==> flow/design.v <==
module ALU(in1,
				in2, 
				op, 
				result);
	output reg [31:0] result;
	input [31:0] in1, in2;
	input [3:0] op;  
	always @(*) begin
		case(op)
			4'b0001 : begin  
				result = in1 & in2;
			end
			4'b0010 : begin  
				result = in1 | in2;
			end
			4'b0011 : begin  
				result = in1 ^ in2;
			end
			4'b0100 : begin  
				result = in1 + in2;
			end
			4'b0101 : begin 
				result = in1 - in2;
			end
			4'b0110 : begin  
				result = in1 >> in2[4:0];
			end
			4'b0111 : begin  
				result = in1 << in2[4:0];
			end
			4'b1000 : begin  
				result = $signed(in1) >>> in2[4:0];
			end
			4'b1001 : begin  
				result = in1 <<< in2[4:0];
			end
			4'b1010 : begin  
				result = in1 + in2;
			end
			4'b1011 : begin  
				result = {31'b0, $signed(in1) < $signed(in2)};
			end
			4'b1100 : begin  
				result = {31'b0, in1 < in2};
			end
			default : begin 
				result = 32'b0;
			end
		endcase
	end
endmodule
module BCompare(input [31:0] op1, input [31:0] op2, input BrUn, output reg BEQ, output reg BLT);
	always@(*)begin
		BEQ = 1'b0;
		BLT = 1'b0;
		if(~BrUn)begin 
			if(op1 == op2) begin
				BEQ = 1'b1;
			end
			if($signed(op1) < $signed(op2)) begin
				BLT = 1'b1;
			end
		end
		else begin
			if({1'b0, op1} == {1'b0, op2}) begin
				BEQ = 1'b1;
			end
			if({1'b0,op1} < {1'b0, op2}) begin
				BLT = 1'b1;
			end
		end
	end
endmodule
module ControlUnit(IWord, PCSelect, RegWEn, ImmSel, BrUn, BEQ, BLT, BSel, ASel, ALUOP, WBSel, MemRW);
input [31:0] IWord;
input BEQ, BLT;
output reg PCSelect, RegWEn, ImmSel, BSel, ASel, WBSel, MemRW, BrUn;
output reg [3:0] ALUOP;
always@(*) begin
	PCSelect = 1'b0;
	RegWEn = 1'b0;
	ImmSel = 1'b0;
	BSel = 1'b0;
	ASel = 1'b0;
	MemRW = 1'b0;
	WBSel = 1'b1;
	BrUn = 1'b0;
	ALUOP = 4'h4;
	case(IWord[6:0])
		7'b0110011: begin  
			PCSelect = 1'b0;
			RegWEn = 1'b1;
			ImmSel = 1'b0;
			BSel = 1'b0;
			ASel = 1'b0;
			MemRW = 1'b0;
			WBSel = 1'b1;
			BrUn = 1'b0;
			case(IWord[14:12])
				3'h0 : begin
					case(IWord[30])
						 1'b0 : begin  
							ALUOP = 4'h4;
						 end
						 1'b1 : begin  
							ALUOP = 4'h5;
						end
					endcase
				end
				3'h1 : begin  
					ALUOP = 4'h7;
				end
				3'h2 : begin  
					ALUOP = 4'hb;
				end
				3'h3 : begin  
					ALUOP = 4'hc;
				end
				3'h4 : begin  
					ALUOP = 4'h3;
				end
				3'h5 : begin 
					case(IWord[30]) 
						1'b1: begin  
							ALUOP = 4'h8;
						end
						1'b0:begin  
							ALUOP = 4'h6;
						end
					endcase
				end
				3'h6 : begin  
					ALUOP = 4'h2;
				end
				3'h7 : begin  
					ALUOP = 4'h1;
				end
			endcase
		end
		7'b0010011 : begin  
			PCSelect = 1'b0;
			RegWEn = 1'b1;
			ImmSel = 1'b1;
			BSel = 1'b1;
			ASel = 1'b0;
			MemRW = 1'b0;
			WBSel = 1'b1;
			BrUn = 1'b0;
			case(IWord[14:12])
					3'h0 : begin  
							ALUOP = 4'h4;
					end
					3'h1 : begin  
						ALUOP = 4'h7;
					end
					3'h2 : begin  
						ALUOP = 4'hb;
					end
					3'h3 : begin  
						ALUOP = 4'hc;
					end
					3'h4 : begin  
						ALUOP = 4'h3;
					end
					3'h5 : begin 
						case(IWord[30])
							1'b0 : begin
								ALUOP = 4'h6;
							end
							1'b1 : begin
								ALUOP = 4'h8;
							end
						endcase
					end
					3'h6 : begin  
						ALUOP = 4'h2;
					end
					3'h7 : begin  
						ALUOP = 4'h1;
					end
			endcase
		end
		7'b0000011 : begin  
			PCSelect = 1'b0;
			RegWEn = 1'b1;
			ImmSel = 1'b1;
			BSel = 1'b1;
			ASel = 1'b0;
			ALUOP = 4'h4;
			MemRW = 1'b0;
			WBSel = 1'b0;
			BrUn = 1'b0;
		end
		7'b0100011 : begin  
			PCSelect = 1'b0;
			RegWEn = 1'b0;
			ImmSel = 1'b1;
			BSel = 1'b1;
			ASel = 1'b0;
			ALUOP = 4'h4;
			MemRW = 1'b1;
			WBSel = 1'b1;
		end
		7'b1100011 : begin  
			RegWEn = 1'b0;
			ImmSel = 1'b1;
			case(IWord[14:12]) 
				3'h0 : begin
					BrUn = 1'b0;
					PCSelect = BEQ;
				end
				3'h1 : begin
					BrUn = 1'b0;
					PCSelect = ~BEQ;
				end
				3'h4 : begin
					BrUn = 1'b0;
					PCSelect = BLT;
				end
				3'h5 : begin
					BrUn = 1'b0;
					PCSelect = BEQ | ~BLT;
				end
				3'h6 : begin
					BrUn = 1'b1;
					PCSelect = BLT;
				end
				3'h7 : begin
					BrUn = 1'b1;
					PCSelect = BEQ | ~BLT;
				end
				default:
				;
			endcase
			BSel = 1'b1;
			ASel = 1'b1;
			ALUOP = 4'h4;
			MemRW = 1'b0;
			WBSel = 1'b1;
		end
		default:
		;
	endcase
end
endmodule
module ImmExtend(input [12:0] imm, output reg [31:0] extend);
	always @(*) begin
		extend = {{19{imm[12]}}, imm};
	end
endmodule
module PC(input PCSel, input [31:0] branchVal, input clk, input reset, output reg [31:0] PCVal);
	always @(posedge clk) begin
		if(reset) begin
			PCVal <= 32'b0;
		end
		else if(PCSel) begin
			PCVal <= branchVal;
		end
		else begin
			PCVal <= PCVal + 3'b100;
		end
	end
endmodule
module RegFile(rs1, rs2, rd, din, out1, out2, clk, reset, enable, rw);
reg [31:0] steve [31:0];
integer i;
input [4:0] rd, rs1, rs2;
input clk, reset, enable, rw;
input [31:0] din;
output reg [31:0] out1, out2;
	always @(posedge clk) begin
		if (enable) begin
			if(reset) begin
				for( i = 0; i <= 31; i = i + 1 ) begin 
					steve[i] <= 32'b0;	
				end
			end
			else if(rw && rd != 5'd0) begin
				steve[rd] <= din; 
			end
		end
	end
	always @(*) begin
		out1 = 32'b0;
		out2 = 32'b0;
		if(enable) begin
			out1 = (rs1 == 5'd0) ? 32'b0 : steve[rs1];
			out2 = (rs2 == 5'd0) ? 32'b0 : steve[rs2];
		end
	end
endmodule
module Datapath(input clk,
					input reset,
					output [31:0] imem_addr,
					input [31:0] imem_rdata,
					output [31:0] dmem_addr,
					output [31:0] dmem_wdata,
					output dmem_we,
					input [31:0] dmem_rdata,
					output wb_valid,
					output [4:0] wb_rd,
					output [31:0] wb_data);
reg [31:0] WB;
wire PCSelect, RegWEn, ImmSel, BrUn, BEQ, BLT, BSel, ASel, WBSel, MemRW;
wire [3:0] ALUOP;
wire [31:0] longImm, IWord, data1Val, data2Val, result, PCVal, DmemOut;
reg [31:0] alu1, alu2;
reg [12:0] imm;
reg [4:0] rs1, rs2, rd;
assign IWord = imem_rdata;
assign imem_addr = PCVal;
RegFile regs(IWord[19:15], IWord[24:20], IWord[11:7], WB, data1Val, data2Val, clk, reset, 1'b1 , RegWEn);
BCompare compare(data1Val, data2Val, BrUn, BEQ, BLT);
ControlUnit cu(IWord, PCSelect, RegWEn, ImmSel, BrUn, BEQ, BLT, BSel, ASel, ALUOP, WBSel, MemRW);
PC pc(PCSelect, WB, clk, reset, PCVal);
ImmExtend longBoi(imm, longImm);
ALU alu(alu1, alu2, ALUOP, result);
assign dmem_addr = result;
assign dmem_wdata = data2Val;
assign dmem_we = MemRW & ~reset;
assign DmemOut = dmem_rdata;
assign wb_valid = RegWEn & (rd != 5'd0) & ~reset;
assign wb_rd = rd;
assign wb_data = WB;
	always@(*) begin
		if(ASel) begin
			alu1 = PCVal;
		end
		else begin
			alu1 = data1Val;
		end
		if(BSel) begin
			alu2 = longImm;
		end
		else begin
			alu2 = data2Val;
		end
		if(WBSel) begin
			WB = result;
		end
		else begin
			WB = DmemOut;
		end
		if(IWord[6:0] == 7'b1100011)begin  
			imm = {IWord[31], IWord[7], IWord[30:25], IWord[11:8], 1'b0};
		end
		else if(IWord[6:0] == 7'b0100011)begin  
			imm = {IWord[31], IWord[31:25], IWord[11:7]};
		end
		else begin
			imm = {IWord[31], IWord[31:20]};
		end
		rs1 = IWord[19:15];
		rs2 = IWord[24:20];
		rd = IWord[11:7];
	end
endmodule
# Reports on Datapath
# The steps from the RTL of Datapath to its reports follow in flow order.
# Line numbers count from 1 in the design file above.
# Library cell names are shortened.
# Not given: --
[inputs]
top_module = "Datapath"
clock_port = "clk"
lib = "sky130hd"
lib_corner = "tt_025C_1v80"

# Elaborated design
# Yosys after proc, flatten, opt, wreduce and memory -nomap, before mapping. Enables and synchronous resets that opt folds into registers are not counted as muxes. Memory bits, and registers merged into a memory's read port (data or address), are not among the register bits. Print and check cells are not counted.
# Memory sizes are those after Yosys's memory passes, which may raise the word count (mostly to a power of two), join words into wider ones and drop unused or constant bits.
[op_classes]
n_addsub = 3
n_cmp = 4
n_eq = 25
shift = 4
n_mux = 33
n_logic = 11
reduce_and_logical = 11
[ops]
columns = ["operator", "n"]
rows = [
  ["parallel mux 32 bit (select 11 bit)", 1],
  ["two-way mux 32 bit", 8],
  ["< comparator 32 bit", 4],
  ["parallel mux 4 bit (select 8 bit)", 2],
  ["adder 32 x 3 -> 32 bit (second input constant)", 1],
  ["adder 32 bit", 1],
  ["subtractor 32 bit", 1],
  ["== test 32 bit", 1],
  ["bitwise AND 32 bit", 1],
  ["OR 32 bit", 1],
  ["XOR 32 bit", 1],
  ["left shift 32 x 5 -> 32 bit", 1],
  ["right shift 32 x 5 -> 32 bit", 1],
  ["<<< shifter 32 x 5 -> 32 bit", 1],
  [">>> shifter 32 x 5 -> 32 bit", 1],
  ["parallel mux 4 bit (select 2 bit)", 3],
  ["== test 4 bit (second input constant)", 5],
  ["== test 4 x 3 -> 1 bit (second input constant)", 4],
  ["two-way mux 5 bit", 3],
  ["== test 7 x 6 -> 1 bit (second input constant)", 2],
  ["two-way mux 1 bit", 14],
  ["== test 3 bit (second input constant)", 4],
  ["two-way mux 12 bit", 1],
  ["logical NOT 5 bit", 2],
  ["OR reduction 2 bit", 4],
  ["== test 4 x 2 -> 1 bit (second input constant)", 2],
  ["== test 7 x 2 -> 1 bit (second input constant)", 1],
  ["== test 7 x 5 -> 1 bit (second input constant)", 1],
]
# Not listed: further kinds 13, cells in them 19.
[bits]
register_bits = 32
ramBits = 1024
memories = 1
in_bits = 66
wordCells = 93
[memory_table]
columns = ["name", "size", "word_bits", "line", "source"]
rows = [
  ["regs.steve", 32, 32, 265, "reg [31:0] steve [31:0];"],
]

# Depth
# Longest topological path by Yosys (ltp), each cell counted once; first at word level (registers and memories cut), then after technology mapping (sequential cells cut; the memories' decode and read muxes count).
[depth]
ltp_word = 10
ABC_AREA = 0
depth_mapped = 30

# Netlist
# Yosys stat after the flow's synthesis: flattened, memories mapped to cells. It holds for the ABC_AREA given above (unset counts as 0); a run with the other value may have another netlist.
[synth_totals]
mapped_cells = 6076
mapped_area_mm2 = 0.0673096
ffs = 1056
buffers = 597
[by_type]
columns = ["type", "n", "type_area_um2"]
rows = [
  ["edfxtp_1", 1024, 3.07E+04],
  ["mux4_2", 296, 6.67E+03],
  ["mux2i_1", 492, 4.92E+03],
  ["nor2_1", 1011, 3794.89],
  ["ha_1", 130, 1626.56],
  ["a21oi_1", 315, 1.58E+03],
  ["a22oi_1", 209, 1.57E+03],
  ["nor3_1", 275, 1376.32],
  ["clkbuf_1", 362, 1.36E+03],
  ["a211oi_1", 153, 1.15E+03],
  ["mux2_2", 97, 1.09E+03],
  ["nand2_1", 195, 731.952],
  ["dfxtp_1", 32, 640.614],
  ["o21ai_0", 125, 625.6],
  ["buf_2", 123, 615.59],
  ["inv_1", 155, 581.808],
  ["buf_6", 46, 517.997],
  ["o31ai_1", 55, 412.896],
]
# Other cell types: 92; their cells: 981.
# By module: a second synthesis without flattening, with its own total; a netlist apart from the flattened one above.
[unflattened]
cells_unflattened = 5756
hier_area_mm2 = 0.0674647
# Each row is one instance without its submodules.
[modules]
columns = ["module", "instances", "n_cells", "mod_area_mm2"]
rows = [
  ["RegFile", 1, 3884, 0.0541344],
  ["ALU", 1, 1337, 0.0088985],
  ["PC", 1, 222, 0.0017817],
  ["Datapath", 1, 130, 0.0013726],
  ["BCompare", 1, 114, 0.0008083],
  ["ImmExtend", 1, 32, 0.0002402],
  ["ControlUnit", 1, 37, 0.000229],
]

# Worst setup path after synthesis
# Path of least setup slack by OpenSTA after synthesis, without wires, with an ideal clock, recovery checks aside; 20% of the period is set as input and as output delay. Where synthesis merged equal registers, the netlist keeps one of their names.
[synth_path]
path_kind = "input-to-output"
from = "input port imem_rdata[20]"
to = "output port wb_data[21]"
tclk_ns = 14.0
out_delay_ns = 2.800
launch_ns = 2.800
arrival_time_ns = 9.450
required_ns = 11.200
setup_slack_ns = 1.750
delay_ns = 6.650
stages = 28
synth_period_reached_ns = 12.25
# "delay_ns" = arrival - input delay + setup time.
# At an output port there is no setup time.
# "stages" counts driving pins, that of a launching flip-flop among them; a cell with two outputs on the path counts twice.
# "synth_period_reached_ns" is the clock period less the worst setup slack; recovery checks do not enter. This is arithmetic on one report: input and output delays are still those of the set period (20% each).
# The rows between start and end are the longest chain of elaborated cells between them; the timing report does not say that the signal goes this way. Where chains are equally long, one stands for them.
# A line is the first line of the expression or statement that the cell stems from. Yosys adds cells for indexed reads and writes and turns some case tables into memories.
# A memory read counts as a cell of the chain, while the word-level depth stops at memories.
[synth_between]
path_cell_list = "buf_6 buf_8 buf_6 buf_8 buf_6 buf_6 buf_4 clkbuf_1 buf_1 mux4_2 mux4_2 mux2i_1 nor2_1 inv_1 nor2_1 a21oi_1 ha_1 and3_1 a221o_1 a21oi_1 o31ai_1 a2111oi_0 o32ai_1 a221oi_1 nand3_1 o41ai_2 buf_2 inv_2"
elab_chain_cells = 6
cells_between = 17
cone_classes = "2 x add/sub; 4 x shift; 6 x mux; 3 x logic; 1 x reduce/logical; 1 x memory"
[synth_rtl]
columns = ["item", "line", "source"]
rows = [
  ["from (decl)", 295, "input [31:0] imem_rdata,"],
  ["memory (32 x 32 bit)", 265, "reg [31:0] steve [31:0];"],
  ["two-way mux 32 bit", 288, "out2 = (rs2 == 5'd0) ? 32'b0 : steve[rs2];"],
  ["two-way mux 32 bit", 332, "if(BSel) begin"],
  ["adder 32 bit", 38, "result = in1 + in2;"],
  ["parallel mux 32 bit (select 11 bit)", 9, "case(op)"],
  ["two-way mux 32 bit", 338, "if(WBSel) begin"],
  ["to (decl)", 302, "output [31:0] wb_data);"],
]
# Some nets on the timed path still bear RTL names; the line given drives or declares the net.
[synth_nets]
columns = ["net", "line", "source"]
rows = [
  ["dmem_wdata[10]", 297, "output [31:0] dmem_wdata,"],
]

# Path in the finished layout
# Path of least setup slack in the final report of entry B (OpenROAD, finished layout, wires in). Where an end is a register, its clock arrival counts in the times.
[layout_path]
path_kind = "input-to-output"
from = "input port imem_rdata[20]"
to = "output port wb_data[27]"
tclk_ns = 13.8
out_delay_ns = 2.76
launch_ns = 2.76
arrival_time_ns = 8.19
required_ns = 11.04
setup_slack_ns = 2.85
stages = 28
# The rows between start and end are the longest chain of elaborated cells between them; the timing report does not say that the signal goes this way. Where chains are equally long, one stands for them.
# A memory read counts as a cell of the chain, while the word-level depth stops at memories.
[layout_between]
path_cell_list = "buf_16 buf_16 mux4_2 mux4_2 mux2i_1 nor2_1 inv_2 nor2_2 a21oi_2 ha_4 and3_4 a221o_1 a21oi_2 o31a_1 buf_4 buf_6 o211ai_1 buf_4 a21o_1 a21oi_2 buf_4 buf_4 o221a_4 o2111ai_4 o21ai_4 buf_12 inv_4 buf_6"
elab_chain_cells = 6
cells_between = 17
cone_classes = "2 x add/sub; 4 x shift; 6 x mux; 3 x logic; 1 x reduce/logical; 1 x memory"
[layout_rtl]
columns = ["item", "line", "source"]
rows = [
  ["from (decl)", 295, "input [31:0] imem_rdata,"],
  ["memory (32 x 32 bit)", 265, "reg [31:0] steve [31:0];"],
  ["two-way mux 32 bit", 288, "out2 = (rs2 == 5'd0) ? 32'b0 : steve[rs2];"],
  ["two-way mux 32 bit", 332, "if(BSel) begin"],
  ["adder 32 bit", 38, "result = in1 + in2;"],
  ["parallel mux 32 bit (select 11 bit)", 9, "case(op)"],
  ["two-way mux 32 bit", 338, "if(WBSel) begin"],
  ["to (decl)", 302, "output [31:0] wb_data);"],
]

Add stored flow runs of Datapath

Measured results for Datapath: 3 stored runs of the Yosys and OpenROAD flow on sky130hd. The settings differ; the order carries no meaning. The constraints put input and output delay at 20% of the set period each and load the outputs with 0.01 pF.
"achieved_period_ns" = clock period - worst setup slack. The figure is calculated, with input and output delays left at 20% of the set period.
"worst_path_allowed_less_slack_ns": the worst setup path's part of the clock period (all of it between registers, 20% less for each end at a port) less its slack. A launch clock that arrives late makes it longer, a capture clock that arrives late makes it shorter.
"power.total_mw": no workload was simulated; the value follows from the tool's default switching activity.

# entry A
==> flow/run.sh <==
#!/bin/bash
# the make line also repeats the synthesis and layout settings of config.mk as NAME=value (left out here)
make -C /OpenROAD-flow-scripts/flow DESIGN_CONFIG=/design/flow/config.mk WORK_HOME=/design/flow/orfs CLKGATE_MAP_FILE= finish
==> flow/config.mk <==
export PLATFORM = sky130hd
export DESIGN_NAME = Datapath
export DESIGN_NICKNAME = Datapath
export VERILOG_FILES = /design/flow/design.v
export SDC_FILE = /design/flow/constraint.sdc
export NUM_CORES = 4
export LEC_CHECK = 0
export CAP_MARGIN = 0
export CORE_MARGIN = 5
export CORE_UTILIZATION = 66
export CTS_CLUSTER_DIAMETER = 268
export CTS_CLUSTER_SIZE = 26
export GPL_TIMING_DRIVEN = 0
export MAX_ROUTING_LAYER = met5
export PLACE_DENSITY_LB_ADDON = 0.28
export SLEW_MARGIN = 20
==> flow/constraint.sdc <==
create_clock -name core_clock -period 9.43 [get_ports {clk}]
set_input_delay 1.8860 -clock core_clock [delete_from_list [all_inputs] [get_ports {clk}]]
set_output_delay 1.8860 -clock core_clock [all_outputs]
set_load 0.01 [all_outputs]

==> entry A: results <==
outcome="not finished: routing ended with error GRT-0116"

# entry B
==> flow/run.sh <==
#!/bin/bash
# the make line also repeats the synthesis and layout settings of config.mk as NAME=value (left out here)
make -C /OpenROAD-flow-scripts/flow DESIGN_CONFIG=/design/flow/config.mk WORK_HOME=/design/flow/orfs CLKGATE_MAP_FILE= finish
==> flow/config.mk <==
export PLATFORM = sky130hd
export DESIGN_NAME = Datapath
export DESIGN_NICKNAME = Datapath
export VERILOG_FILES = /design/flow/design.v
export SDC_FILE = /design/flow/constraint.sdc
export NUM_CORES = 4
export LEC_CHECK = 0
export CAP_MARGIN = 20
export CORE_MARGIN = 2
export CORE_UTILIZATION = 40
export PLACE_DENSITY = 0.6
export SETUP_SLACK_MARGIN = 3.69
export SLEW_MARGIN = 20
==> flow/constraint.sdc <==
create_clock -name core_clock -period 13.8 [get_ports {clk}]
set_input_delay 2.7600 -clock core_clock [delete_from_list [all_inputs] [get_ports {clk}]]
set_output_delay 2.7600 -clock core_clock [all_outputs]
set_load 0.01 [all_outputs]

==> entry B: results <==
achieved_period_ns=10.947
tns_setup_ns=0.000
final_stdcell_area_mm2=0.0852292
power.total_mw=11.580
worst_path_allowed_less_slack_ns=5.43
worstPathKind="input-to-output"
layout_utilization_frac=0.51
fin_hold_ws_ns=0.627
total_die_area_mm2=0.17157
synthArea_mm2=0.0673096
worst_setup_slack_ns=2.853

# entry C
==> flow/run.sh <==
#!/bin/bash
# the make line also repeats the synthesis and layout settings of config.mk as NAME=value (left out here)
make -C /OpenROAD-flow-scripts/flow DESIGN_CONFIG=/design/flow/config.mk WORK_HOME=/design/flow/orfs CLKGATE_MAP_FILE= finish
==> flow/config.mk <==
export PLATFORM = sky130hd
export DESIGN_NAME = Datapath
export DESIGN_NICKNAME = Datapath
export VERILOG_FILES = /design/flow/design.v
export SDC_FILE = /design/flow/constraint.sdc
export NUM_CORES = 4
export LEC_CHECK = 0
export ABC_AREA = 1
export CAP_MARGIN = 20
export CELL_PAD_IN_SITES_DETAIL_PLACEMENT = 2
export CELL_PAD_IN_SITES_GLOBAL_PLACEMENT = 2
export CORE_ASPECT_RATIO = 1.04
export CORE_MARGIN = 6
export CORE_UTILIZATION = 63
export CTS_CLUSTER_SIZE = 92
export MAX_ROUTING_LAYER = met4
export MIN_ROUTING_LAYER = met2
export PLACE_DENSITY_LB_ADDON = 0.09
export SETUP_SLACK_MARGIN = 1.16
export SLEW_MARGIN = 0
export TNS_END_PERCENT = 20
==> flow/constraint.sdc <==
create_clock -name core_clock -period 12.1 [get_ports {clk}]
set_input_delay 2.4200 -clock core_clock [delete_from_list [all_inputs] [get_ports {clk}]]
set_output_delay 2.4200 -clock core_clock [all_outputs]
set_load 0.01 [all_outputs]

==> entry C: results <==
outcome="not finished: placement ended with error FLW-0024"
